==> flow/design.v <==
module counter_1000(clk,rst,clkout,statechange);
input clk,rst;
output clkout;
output [1:0] statechange;
reg clkout;
reg [9:0] flag1;
reg [1:0] statechange;
always @(posedge clk) 
begin   
    if(rst)
        begin
            flag1<=0;
            clkout<=1'b1;
        end
	else if(flag1<500) 
		begin
			flag1<=flag1+1;
			clkout<=1'b1;
		end 
	else if(flag1<1000)
		begin
			flag1<=flag1+1;
			clkout<=1'b0;
        end
    else if(flag1==1000)
        begin
            flag1<=0;
            clkout<=1'b1;
		end
end
always @(posedge clk)
begin 
    if(rst)
        statechange <= 0;
    else if(flag1==1000)
    begin
        if(statechange<3)
            statechange <= statechange + 1;
        else
            statechange <= 0;
    end
end
endmodule
module TrigSignal(clk_1m,rst,trig);
input clk_1m,rst;
output trig;
reg trig;
reg [16:0]flag1;
always @(posedge clk_1m) 
begin   
    if(rst)
        begin
            flag1<=0;
            trig<=1'b0;
        end
	else if(flag1<15) 
		begin
			flag1<=flag1+1;
			trig<=1'b1;
		end 
	else if(flag1<100000)
		begin
			flag1<=flag1+1;
			trig<=1'b0;
        end
    else if(flag1==100000)
        begin
            flag1<=0;
            trig<=1'b0;
		end
end
endmodule 
module PosCounter(clk_1m,rst,echo,dis_count);
input clk_1m,rst,echo;
output [19:0] dis_count;
reg [19:0] dis_count;
reg [19:0] count;
reg [19:0] countfinal;
always@(posedge clk_1m)
begin 
    if(rst)
    begin
        dis_count <= 0;
        count <= 0;
        countfinal <= 0;
    end
    else if(echo == 1'b1)
    begin
        count <= count+1;
        countfinal <= count;
    end
    else 
    begin
        dis_count <= countfinal *120 >> 6;
        count <= 0;
    end
end 
endmodule  
module Showdigit(in,LED_activating_counter,out1,out2);
input [19:0] in;
input [1:0] LED_activating_counter;
output reg [6:0] out1;
output reg [3:0] out2;
reg [3:0] outnumber;
always @(*)
begin
    case(LED_activating_counter)
    2'b00: 
    begin
        out2 = 4'b0111; 
        outnumber = (in / 10000)%10; 
    end
    2'b01: 
    begin
        out2 = 4'b1011; 
        outnumber = (in / 1000)%10; 
    end
    2'b10: 
    begin
        out2 = 4'b1101; 
        outnumber = ((in / 100)%10); 
    end
    2'b11: 
    begin
        out2 = 4'b1110; 
        outnumber = ((in / 10)%10); 
    end
    default: begin out2 = 4'b1111; outnumber = 4'b0000; end
    endcase
end
always@(*)
begin
    case(outnumber)
    4'b0000: out1 = 7'b0000001;  
    4'b0001: out1 = 7'b1001111;  
    4'b0010: out1 = 7'b0010010;  
    4'b0011: out1 = 7'b0000110;  
    4'b0100: out1 = 7'b1001100;  
    4'b0101: out1 = 7'b0100100;  
    4'b0110: out1 = 7'b0100000;  
    4'b0111: out1 = 7'b0001111;  
    4'b1000: out1 = 7'b0000000;  
    4'b1001: out1 = 7'b0000100;  
    default: out1 = 7'b0000001;  
    endcase
end
endmodule  
module Top(clk, rst, Trig, Echo, distance, sel);
input clk, rst, Echo;
output Trig;
output [6:0] distance;
output [3:0] sel;
wire [19:0] dis;
wire [1:0] state;
wire clk_1k;
counter_1000 u3(.clk(clk), .rst(rst), .clkout(clk_1k), .statechange(state));
TrigSignal u1(.clk_1m(clk), .rst(rst), .trig(Trig));
PosCounter u2(.clk_1m(clk), .rst(rst), .echo(Echo), .dis_count(dis));
Showdigit u4(.in(dis),.LED_activating_counter(state),.out1(distance[6:0]),.out2(sel[3:0]));
endmodule  
Lab notebook: Top

-- Tool chain data of Top
Each step is given for the RTL above and for the edited RTL.
Lines under "original" count in the file above, lines under "edited" in the edited file.
"change": "edited" minus "original" as printed here. "relative change": 100 x difference / "original".
Cell names lack the library's common part.
Not given: --
- top module: Top
- clock: clk
- standard-cell library: sky130hd
- corner: tt_025C_1v80

-- Edit of the RTL
The edit as a unified diff against the file above.
This change comes from a script, not from a designer; no optimisation was intended.
begin of diff
@@ -4,5 +4,5 @@
 output [1:0] statechange;
 reg clkout;
-reg [9:0] flag1;
+reg [19:0] flag1;
 reg [1:0] statechange;
 always @(posedge clk) 
end of diff

-- Word-level counts
Counts by Yosys on the flattened word-level netlist (proc, flatten, opt, wreduce; memories kept). Register bits leave out memories and registers merged into their read ports (data or address). Print and check cells are left out. Cells with the same type and inputs are merged into one.
Memory sizes are those after Yosys's memory passes, which may raise the word count (mostly to a power of two), join words into wider ones and drop unused or constant bits.
- storage and ports (element ; original ; edited ; change ; relative change (%)):
    bits in read-only memories ; 112 ; 112 ; 0 ; 0.00
    input port bits ; 3 ; 3 ; 0 ; 0.00
    memories kept ; 1 ; 1 ; 0 ; 0.00
    word width x clocked read ports ; 0 ; 0 ; 0 ; --
    latch bits ; 0 ; 0 ; 0 ; --
    elaborated cells ; 48 ; 48 ; 0 ; 0.00
    register bits ; 90 ; 100 ; +10 ; +11.11
    bits in writable memories ; 0 ; 0 ; 0 ; --
- operators by class (element ; original ; edited ; change ; relative change (%)):
    $mul ; 1 ; 1 ; 0 ; 0.00
    eq/ne operators ; 5 ; 5 ; 0 ; 0.00
    add/subtract/negate cells ; 4 ; 4 ; 0 ; 0.00
    shift-type cells ; 0 ; 0 ; 0 ; --
    mux-type cells ; 12 ; 12 ; 0 ; 0.00
    divide/modulo/power cells ; 8 ; 8 ; 0 ; 0.00
    reductions and logical operators ; 4 ; 4 ; 0 ; 0.00
    magnitude comparators ; 5 ; 5 ; 0 ; 0.00
    bitwise logic cells ; 1 ; 1 ; 0 ; 0.00
- memories (element ; original ; edited):
    words x width with read and write ports ; 16x7 r1 w0 ; 16x7 r1 w0
- operators by type and width (operator ; original ; edited ; change ; relative change (%)):
    10-bit 2-to-1 mux ; 3 ; 0 ; -3 ; -100.00
    20-bit 2-to-1 mux ; 0 ; 3 ; +3 ; --
    10-bit by 1-bit adder with 10-bit output with constant B ; 1 ; 0 ; -1 ; -100.00
    20-bit by 1-bit adder with 20-bit output with constant B ; 1 ; 2 ; +1 ; +100.00
    10-bit == test with constant B ; 1 ; 0 ; -1 ; -100.00
    10-bit < comparator with constant B ; 1 ; 0 ; -1 ; -100.00
    10-bit by 9-bit < comparator with 1-bit output with constant B ; 1 ; 0 ; -1 ; -100.00
    20-bit by 10-bit == test with 1-bit output with constant B ; 0 ; 1 ; +1 ; --
    20-bit by 10-bit < comparator with 1-bit output with constant B ; 0 ; 1 ; +1 ; --
    20-bit by 9-bit < comparator with 1-bit output with constant B ; 0 ; 1 ; +1 ; --
    32-bit by 4-bit modulo with 32-bit output with constant B ; 4 ; 4 ; 0 ; 0.00
    1-bit 2-to-1 mux ; 3 ; 3 ; 0 ; 0.00
    17-bit 2-to-1 mux ; 3 ; 3 ; 0 ; 0.00
    2-bit == test with constant B ; 2 ; 2 ; 0 ; 0.00
    4-bit parallel mux with 4-bit select ; 2 ; 2 ; 0 ; 0.00
    3-bit nonzero test ; 2 ; 2 ; 0 ; 0.00
    17-bit by 1-bit adder with 17-bit output with constant B ; 1 ; 1 ; 0 ; 0.00
    2-bit by 1-bit adder with 2-bit output with constant B ; 1 ; 1 ; 0 ; 0.00
    20-bit by 10-bit divider with 32-bit output with constant B ; 1 ; 1 ; 0 ; 0.00
    20-bit by 14-bit divider with 32-bit output with constant B ; 1 ; 1 ; 0 ; 0.00
    20-bit by 4-bit divider with 32-bit output with constant B ; 1 ; 1 ; 0 ; 0.00
    20-bit by 7-bit divider with 32-bit output with constant B ; 1 ; 1 ; 0 ; 0.00
    17-bit == test with constant B ; 1 ; 1 ; 0 ; 0.00
    2-bit by 1-bit == test with 1-bit output with constant B ; 1 ; 1 ; 0 ; 0.00
    2-bit logical NOT ; 1 ; 1 ; 0 ; 0.00
    17-bit < comparator with constant B ; 1 ; 1 ; 0 ; 0.00
    17-bit by 4-bit < comparator with 1-bit output with constant B ; 1 ; 1 ; 0 ; 0.00
    2-bit < comparator with constant B ; 1 ; 1 ; 0 ; 0.00
Not every row of either side is listed.

-- Logic depth
Depth = most cells in a row (Yosys ltp): at word level without a register or memory, in the mapped netlist without a sequential cell, where the memories' decode and read muxes count.
- depth (element ; original ; edited ; change ; relative change (%)):
    depth in word-level cells ; 4 ; 4 ; 0 ; 0.00
    ABC_AREA ; 0 ; 0 ; -- ; --
    depth in mapped cells ; 431 ; 437 ; +6 ; +1.39
    mapped depth without buffers ; 408 ; 403 ; -5 ; -1.23

-- Netlist
Source: synth_stat.txt of the flow (Yosys; design flattened, memories mapped). It holds for the ABC_AREA given above (unset counts as 0); a run with the other value may have another netlist.
- cells by type (type ; original ; edited ; change ; relative change (%)):
    nand2_1 ; 324 ; 288 ; -36 ; -11.11
    or2_2 ; 37 ; 60 ; +23 ; +62.16
    nor4_1 ; 21 ; 41 ; +20 ; +95.24
    a21o_1 ; 68 ; 51 ; -17 ; -25.00
    a211oi_1 ; 38 ; 54 ; +16 ; +42.11
    nand4_1 ; 60 ; 47 ; -13 ; -21.67
    and3_1 ; 50 ; 37 ; -13 ; -26.00
    mux2i_1 ; 60 ; 72 ; +12 ; +20.00
    clkbuf_1 ; 114 ; 124 ; +10 ; +8.77
    dfxtp_1 ; 90 ; 100 ; +10 ; +11.11
    o211ai_1 ; 54 ; 44 ; -10 ; -18.52
    nand2b_1 ; 39 ; 49 ; +10 ; +25.64
    o221ai_1 ; 22 ; 12 ; -10 ; -45.45
    a21oi_1 ; 283 ; 291 ; +8 ; +2.83
    o21ai_0 ; 179 ; 187 ; +8 ; +4.47
    or3_1 ; 41 ; 49 ; +8 ; +19.51
    nor2b_1 ; 31 ; 39 ; +8 ; +25.81
    a22o_1 ; 9 ; 1 ; -8 ; -88.89
Not every row of either side is listed.
- mapped netlist (element ; original ; edited ; change ; relative change (%)):
    mapped flip-flops ; 90 ; 100 ; +10 ; +11.11
    cell count ; 3991 ; 3962 ; -29 ; -0.73
    area of sequential cells (um^2) ; 1801.7 ; 2001.9 ; +200.2 ; +11.11
    synthesis area (um^2) ; 27894.3 ; 27701.6 ; -192.7 ; -0.69
The figures by module come from a second, unflattened synthesis with its own total; it is not the netlist above.
- unflattened totals (element ; original ; edited ; change ; relative change (%)):
    cells (unflattened synthesis) ; 4098 ; 4044 ; -54 ; -1.32
    area total of the unflattened synthesis (um^2) ; 29295.6 ; 28922.7 ; -372.9 ; -1.27
Each row is one instance without its submodules.
- by module, original (module ; sequential area (um^2) ; area (um^2) ; times used ; cells):
    Showdigit ; 0.0 ; 23283.6 ; 1 ; 3434
    PosCounter ; 1201.2 ; 4202.8 ; 1 ; 458
    TrigSignal ; 360.3 ; 1099.8 ; 1 ; 129
    counter_1000 ; 260.2 ; 709.4 ; 1 ; 77
    Top ; 0.0 ; 0.0 ; 1 ; 0
- by module, edited (module ; sequential area (um^2) ; area (um^2) ; times used ; cells):
    Showdigit ; 0.0 ; 22601.7 ; 1 ; 3349
    PosCounter ; 1201.2 ; 4202.8 ; 1 ; 458
    TrigSignal ; 360.3 ; 1099.8 ; 1 ; 129
    counter_1000 ; 460.4 ; 1018.5 ; 1 ; 108
    Top ; 0.0 ; 0.0 ; 1 ; 0

-- Path before layout
Path of least setup slack by OpenSTA after synthesis, without wires, with an ideal clock, recovery checks aside; 20% of the period is set as input and as output delay. Where synthesis merged equal registers, the netlist keeps one of their names.
- timing path after synthesis (element ; original ; edited ; change ; relative change (%)):
    path kind ; reg2out ; reg2out ; -- ; --
    from ; register u3.statechange[0] ; register u3.statechange[0] ; -- ; --
    to ; output port distance[2] ; output port distance[5] ; -- ; --
    slack (ns) ; 719.144 ; 716.917 ; -2.227 ; --
    time at the first pin (ns) ; 0.000 ; 0.000 ; 0.000 ; --
    driving pins on the path ; 415 ; 415 ; 0 ; 0.00
    path delay (ns) ; 80.856 ; 83.083 ; +2.227 ; +2.75
    output delay (ns) ; 200.000 ; 200.000 ; 0.000 ; 0.00
    arrival time (ns) ; 80.856 ; 83.083 ; +2.227 ; +2.75
    buffers on the path ; 35 ; 41 ; +6 ; +17.14
    clock period (ns) ; 1000.0 ; 1000.0 ; 0.0 ; 0.00
    synthesis period reached (ns) ; 280.856 ; 283.083 ; +2.227 ; +0.79
"path delay" is the arrival time less input delay plus setup time.
A path that ends at an output port has no setup time.
"driving pins on the path": output pins that drive a net of the path, with the launching flip-flop's if there is one; two outputs of one cell count as two.
"synthesis period reached" is the clock period less the worst setup slack; recovery checks do not enter. This is arithmetic on one report: input and output delays are still those of the set period (20% each).
A register here has more assigning lines than the two given.
Between the ends, after synthesis, original:
- cell sequence: dfxtp_1 -> inv_1 -> ha_1 -> clkbuf_1 -> inv_1 -> nand2_1 -> ha_1 -> and4b_1 -> nand4_1 -> o21a_1 -> nand2_1 -> nand2_1 -> ha_1 -> and3_1 -> nand4_1 -> o21ai_1 -> clkbuf_1 -> mux2_2 -> [379 not listed] -> o21ai_0 -> nand2b_1 -> a21oi_1 -> nor2b_1 -> o21ai_0 -> nand2b_1 -> a21oi_1 -> nor2b_1 -> o21ai_0 -> nand2b_1 -> a21oi_1 -> nand2_1 -> o211ai_1 -> a31o_2 -> inv_1 -> ha_1 -> nand4bb_1 -> o221ai_1
- noted elaborated cells between the ends (all ways): 6
- RTL lines with such cells: 2
- those cells by class: eq/ne (3); mux (1); reduce/logical (1); memory (1)
- ends and longest elaborated chain, after synthesis, original (element ; line ; source):
    start: declaration ; 4 ; output [1:0] statechange;
    start: assignment ; 34 ; statechange <= 0;
    start: assignment ; 38 ; statechange <= statechange + 1;
    end: declaration ; 151 ; output [6:0] distance;
original: No chain of elaborated cells between the ends is given.
Between the ends, after synthesis, edited:
- cell sequence: dfxtp_1 -> inv_1 -> ha_1 -> clkbuf_1 -> inv_1 -> nand2_1 -> ha_1 -> o21a_1 -> or4_1 -> a21oi_1 -> ha_1 -> nand3_1 -> nor4_2 -> or2_2 -> clkbuf_1 -> mux2_2 -> ha_1 -> or3_1 -> [379 not listed] -> nand2_1 -> o31ai_1 -> ha_1 -> a21oi_1 -> nor2b_1 -> o21ai_0 -> nand2b_1 -> a21oi_1 -> nor2b_1 -> o21ai_0 -> nand2b_1 -> a21oi_1 -> nand2_1 -> nor3_1 -> a311oi_1 -> o41ai_2 -> ha_1 -> nor3_1
- noted elaborated cells between the ends (all ways): 6
- RTL lines with such cells: 2
- those cells by class: eq/ne (3); mux (1); reduce/logical (1); memory (1)
- ends and longest elaborated chain, after synthesis, edited (element ; line ; source):
    start: declaration ; 4 ; output [1:0] statechange;
    start: assignment ; 34 ; statechange <= 0;
    start: assignment ; 38 ; statechange <= statechange + 1;
    end: declaration ; 151 ; output [6:0] distance;
edited: No chain of elaborated cells between the ends is given.

-- Path in the finished layout
Path of least setup slack in the final report of the runs of pair 1 (OpenROAD, finished layout, wires in). Where an end is a register, its clock arrival counts in the times.
- timing path after layout (element ; original ; edited ; change ; relative change (%)):
    path kind ; reg2out ; reg2out ; -- ; --
    from ; register u3.statechange[0] ; register u3.statechange[0] ; -- ; --
    to ; output port distance[2] ; output port distance[2] ; -- ; --
    buffers on the path ; 3 ; 5 ; +2 ; +66.67
    driving pins on the path ; 377 ; 385 ; +8 ; +2.12
    output delay (ns) ; 58.60 ; 58.60 ; 0.00 ; 0.00
    slack (ns) ; 143.88 ; 142.49 ; -1.39 ; --
    arrival time (ns) ; 90.52 ; 91.91 ; +1.39 ; +1.54
    time at the first pin (ns) ; 0.35 ; 0.35 ; 0.00 ; 0.00
    clock period (ns) ; 293.0 ; 293.0 ; 0.0 ; 0.00
A register here has more assigning lines than the two given.
Between the ends, after layout, original:
- cell sequence: dfxtp_1 -> inv_1 -> ha_2 -> buf_4 -> clkinv_1 -> ha_1 -> o21ai_0 -> nor2_1 -> ha_1 -> and4b_1 -> nand4_1 -> o21ai_0 -> nand2_1 -> nand2_1 -> ha_1 -> and3_1 -> nand4_1 -> o21ai_1 -> [341 not listed] -> a21oi_1 -> o41a_2 -> or4b_1 -> or4_1 -> nor3b_1 -> xnor2_1 -> ha_1 -> nor2_1 -> nand4_1 -> a311o_1 -> or4_1 -> a2111oi_0 -> a31o_2 -> inv_1 -> ha_1 -> nand4bb_1 -> o221ai_1 -> clkdlybuf4s50_1
- noted elaborated cells between the ends (all ways): 6
- RTL lines with such cells: 2
- those cells by class: eq/ne (3); mux (1); reduce/logical (1); memory (1)
- ends and longest elaborated chain, after layout, original (element ; line ; source):
    start: declaration ; 4 ; output [1:0] statechange;
    start: assignment ; 34 ; statechange <= 0;
    start: assignment ; 38 ; statechange <= statechange + 1;
    end: declaration ; 151 ; output [6:0] distance;
original: No chain of elaborated cells between the ends is given.
Between the ends, after layout, edited:
- cell sequence: dfxtp_1 -> inv_1 -> ha_1 -> and3b_1 -> o21ai_1 -> nor2_1 -> ha_1 -> o21a_1 -> or4_1 -> a21oi_1 -> ha_1 -> nand3_1 -> nor4_2 -> or2_2 -> mux2_2 -> ha_1 -> or3_1 -> o221ai_1 -> [349 not listed] -> a21oi_1 -> nor2b_1 -> o21ai_0 -> nand2b_1 -> a21oi_1 -> nor2b_1 -> o21ai_0 -> nand2b_1 -> a21oi_1 -> nand2_1 -> nor3_1 -> a311oi_1 -> o41ai_2 -> inv_1 -> ha_1 -> nand2b_1 -> o31a_1 -> clkdlybuf4s50_1
- noted elaborated cells between the ends (all ways): 6
- RTL lines with such cells: 2
- those cells by class: eq/ne (3); mux (1); reduce/logical (1); memory (1)
- ends and longest elaborated chain, after layout, edited (element ; line ; source):
    start: declaration ; 4 ; output [1:0] statechange;
    start: assignment ; 34 ; statechange <= 0;
    start: assignment ; 38 ; statechange <= statechange + 1;
    end: declaration ; 151 ; output [6:0] distance;
edited: No chain of elaborated cells between the ends is given.

-- Layout results
Both versions went through the flow (Yosys, OpenROAD) with the same settings in each pair. Constraints: input delay and output delay 20% of the set period each, output load 0.01 pF.
Flow settings, pair 1:
- CORE_UTILIZATION at 40
- noted PLACE_DENSITY: 0.6
- period_ns at 293.0
- noted CAP_MARGIN: 20
- noted CORE_MARGIN: 2
- noted SLEW_MARGIN: 20
- measured results, pair 1 (element ; original ; edited ; change ; relative change (%)):
    smallest hold slack (ns) ; 0.467 ; 0.453 ; -0.014 ; --
    die footprint (um^2) ; 71864.2 ; 71374.5 ; -489.7 ; -0.68
    post-layout utilization (%) ; 42.4 ; 42.3 ; -0.1 ; --
    standard-cell area after layout (um^2) ; 29203.0 ; 29000.3 ; -202.7 ; -0.69
    setup slack of the worst path (ns) ; 143.882 ; 142.493 ; -1.389 ; --
    total design power (W) ; 0.0000266 ; 0.000054 ; +0.0000274 ; +103.01
    clock period reached (ns) ; 149.118 ; 150.507 ; +1.389 ; +0.93
    netlist area reported by Yosys (um^2) ; 27894.3 ; 27701.6 ; -192.7 ; -0.69
    summed negative setup slack (ns) ; 0.000 ; 0.000 ; 0.000 ; --
Flow settings, pair 2:
- ABC_AREA: 1
- noted CAP_MARGIN: 20
- noted CORE_MARGIN: 4
- CORE_UTILIZATION at 56
- MAX_ROUTING_LAYER: met5
- period_ns at 349.0
- noted SLEW_MARGIN: 20
- measured results, pair 2 (element ; original ; edited ; change ; relative change (%)):
    smallest hold slack (ns) ; 0.455 ; 0.424 ; -0.031 ; --
    die footprint (um^2) ; 61033.7 ; 60533.2 ; -500.5 ; -0.82
    post-layout utilization (%) ; 58.1 ; 58.3 ; +0.2 ; --
    standard-cell area after layout (um^2) ; 32821.5 ; 32459.9 ; -361.6 ; -1.10
    setup slack of the worst path (ns) ; 210.776 ; 208.291 ; -2.485 ; --
    clock period reached (ns) ; 138.224 ; 140.709 ; +2.485 ; +1.80
    netlist area reported by Yosys (um^2) ; 32001.9 ; 31730.4 ; -271.5 ; -0.85
    summed negative setup slack (ns) ; 0.000 ; 0.000 ; 0.000 ; --
"clock period reached" is the run's clock period less its worst setup slack. It is reckoned from that one timing run; input and output delays stay at 20% of the period that was set.
"total design power" rests on the timing tool's default activity at the inputs, not on a simulated workload.
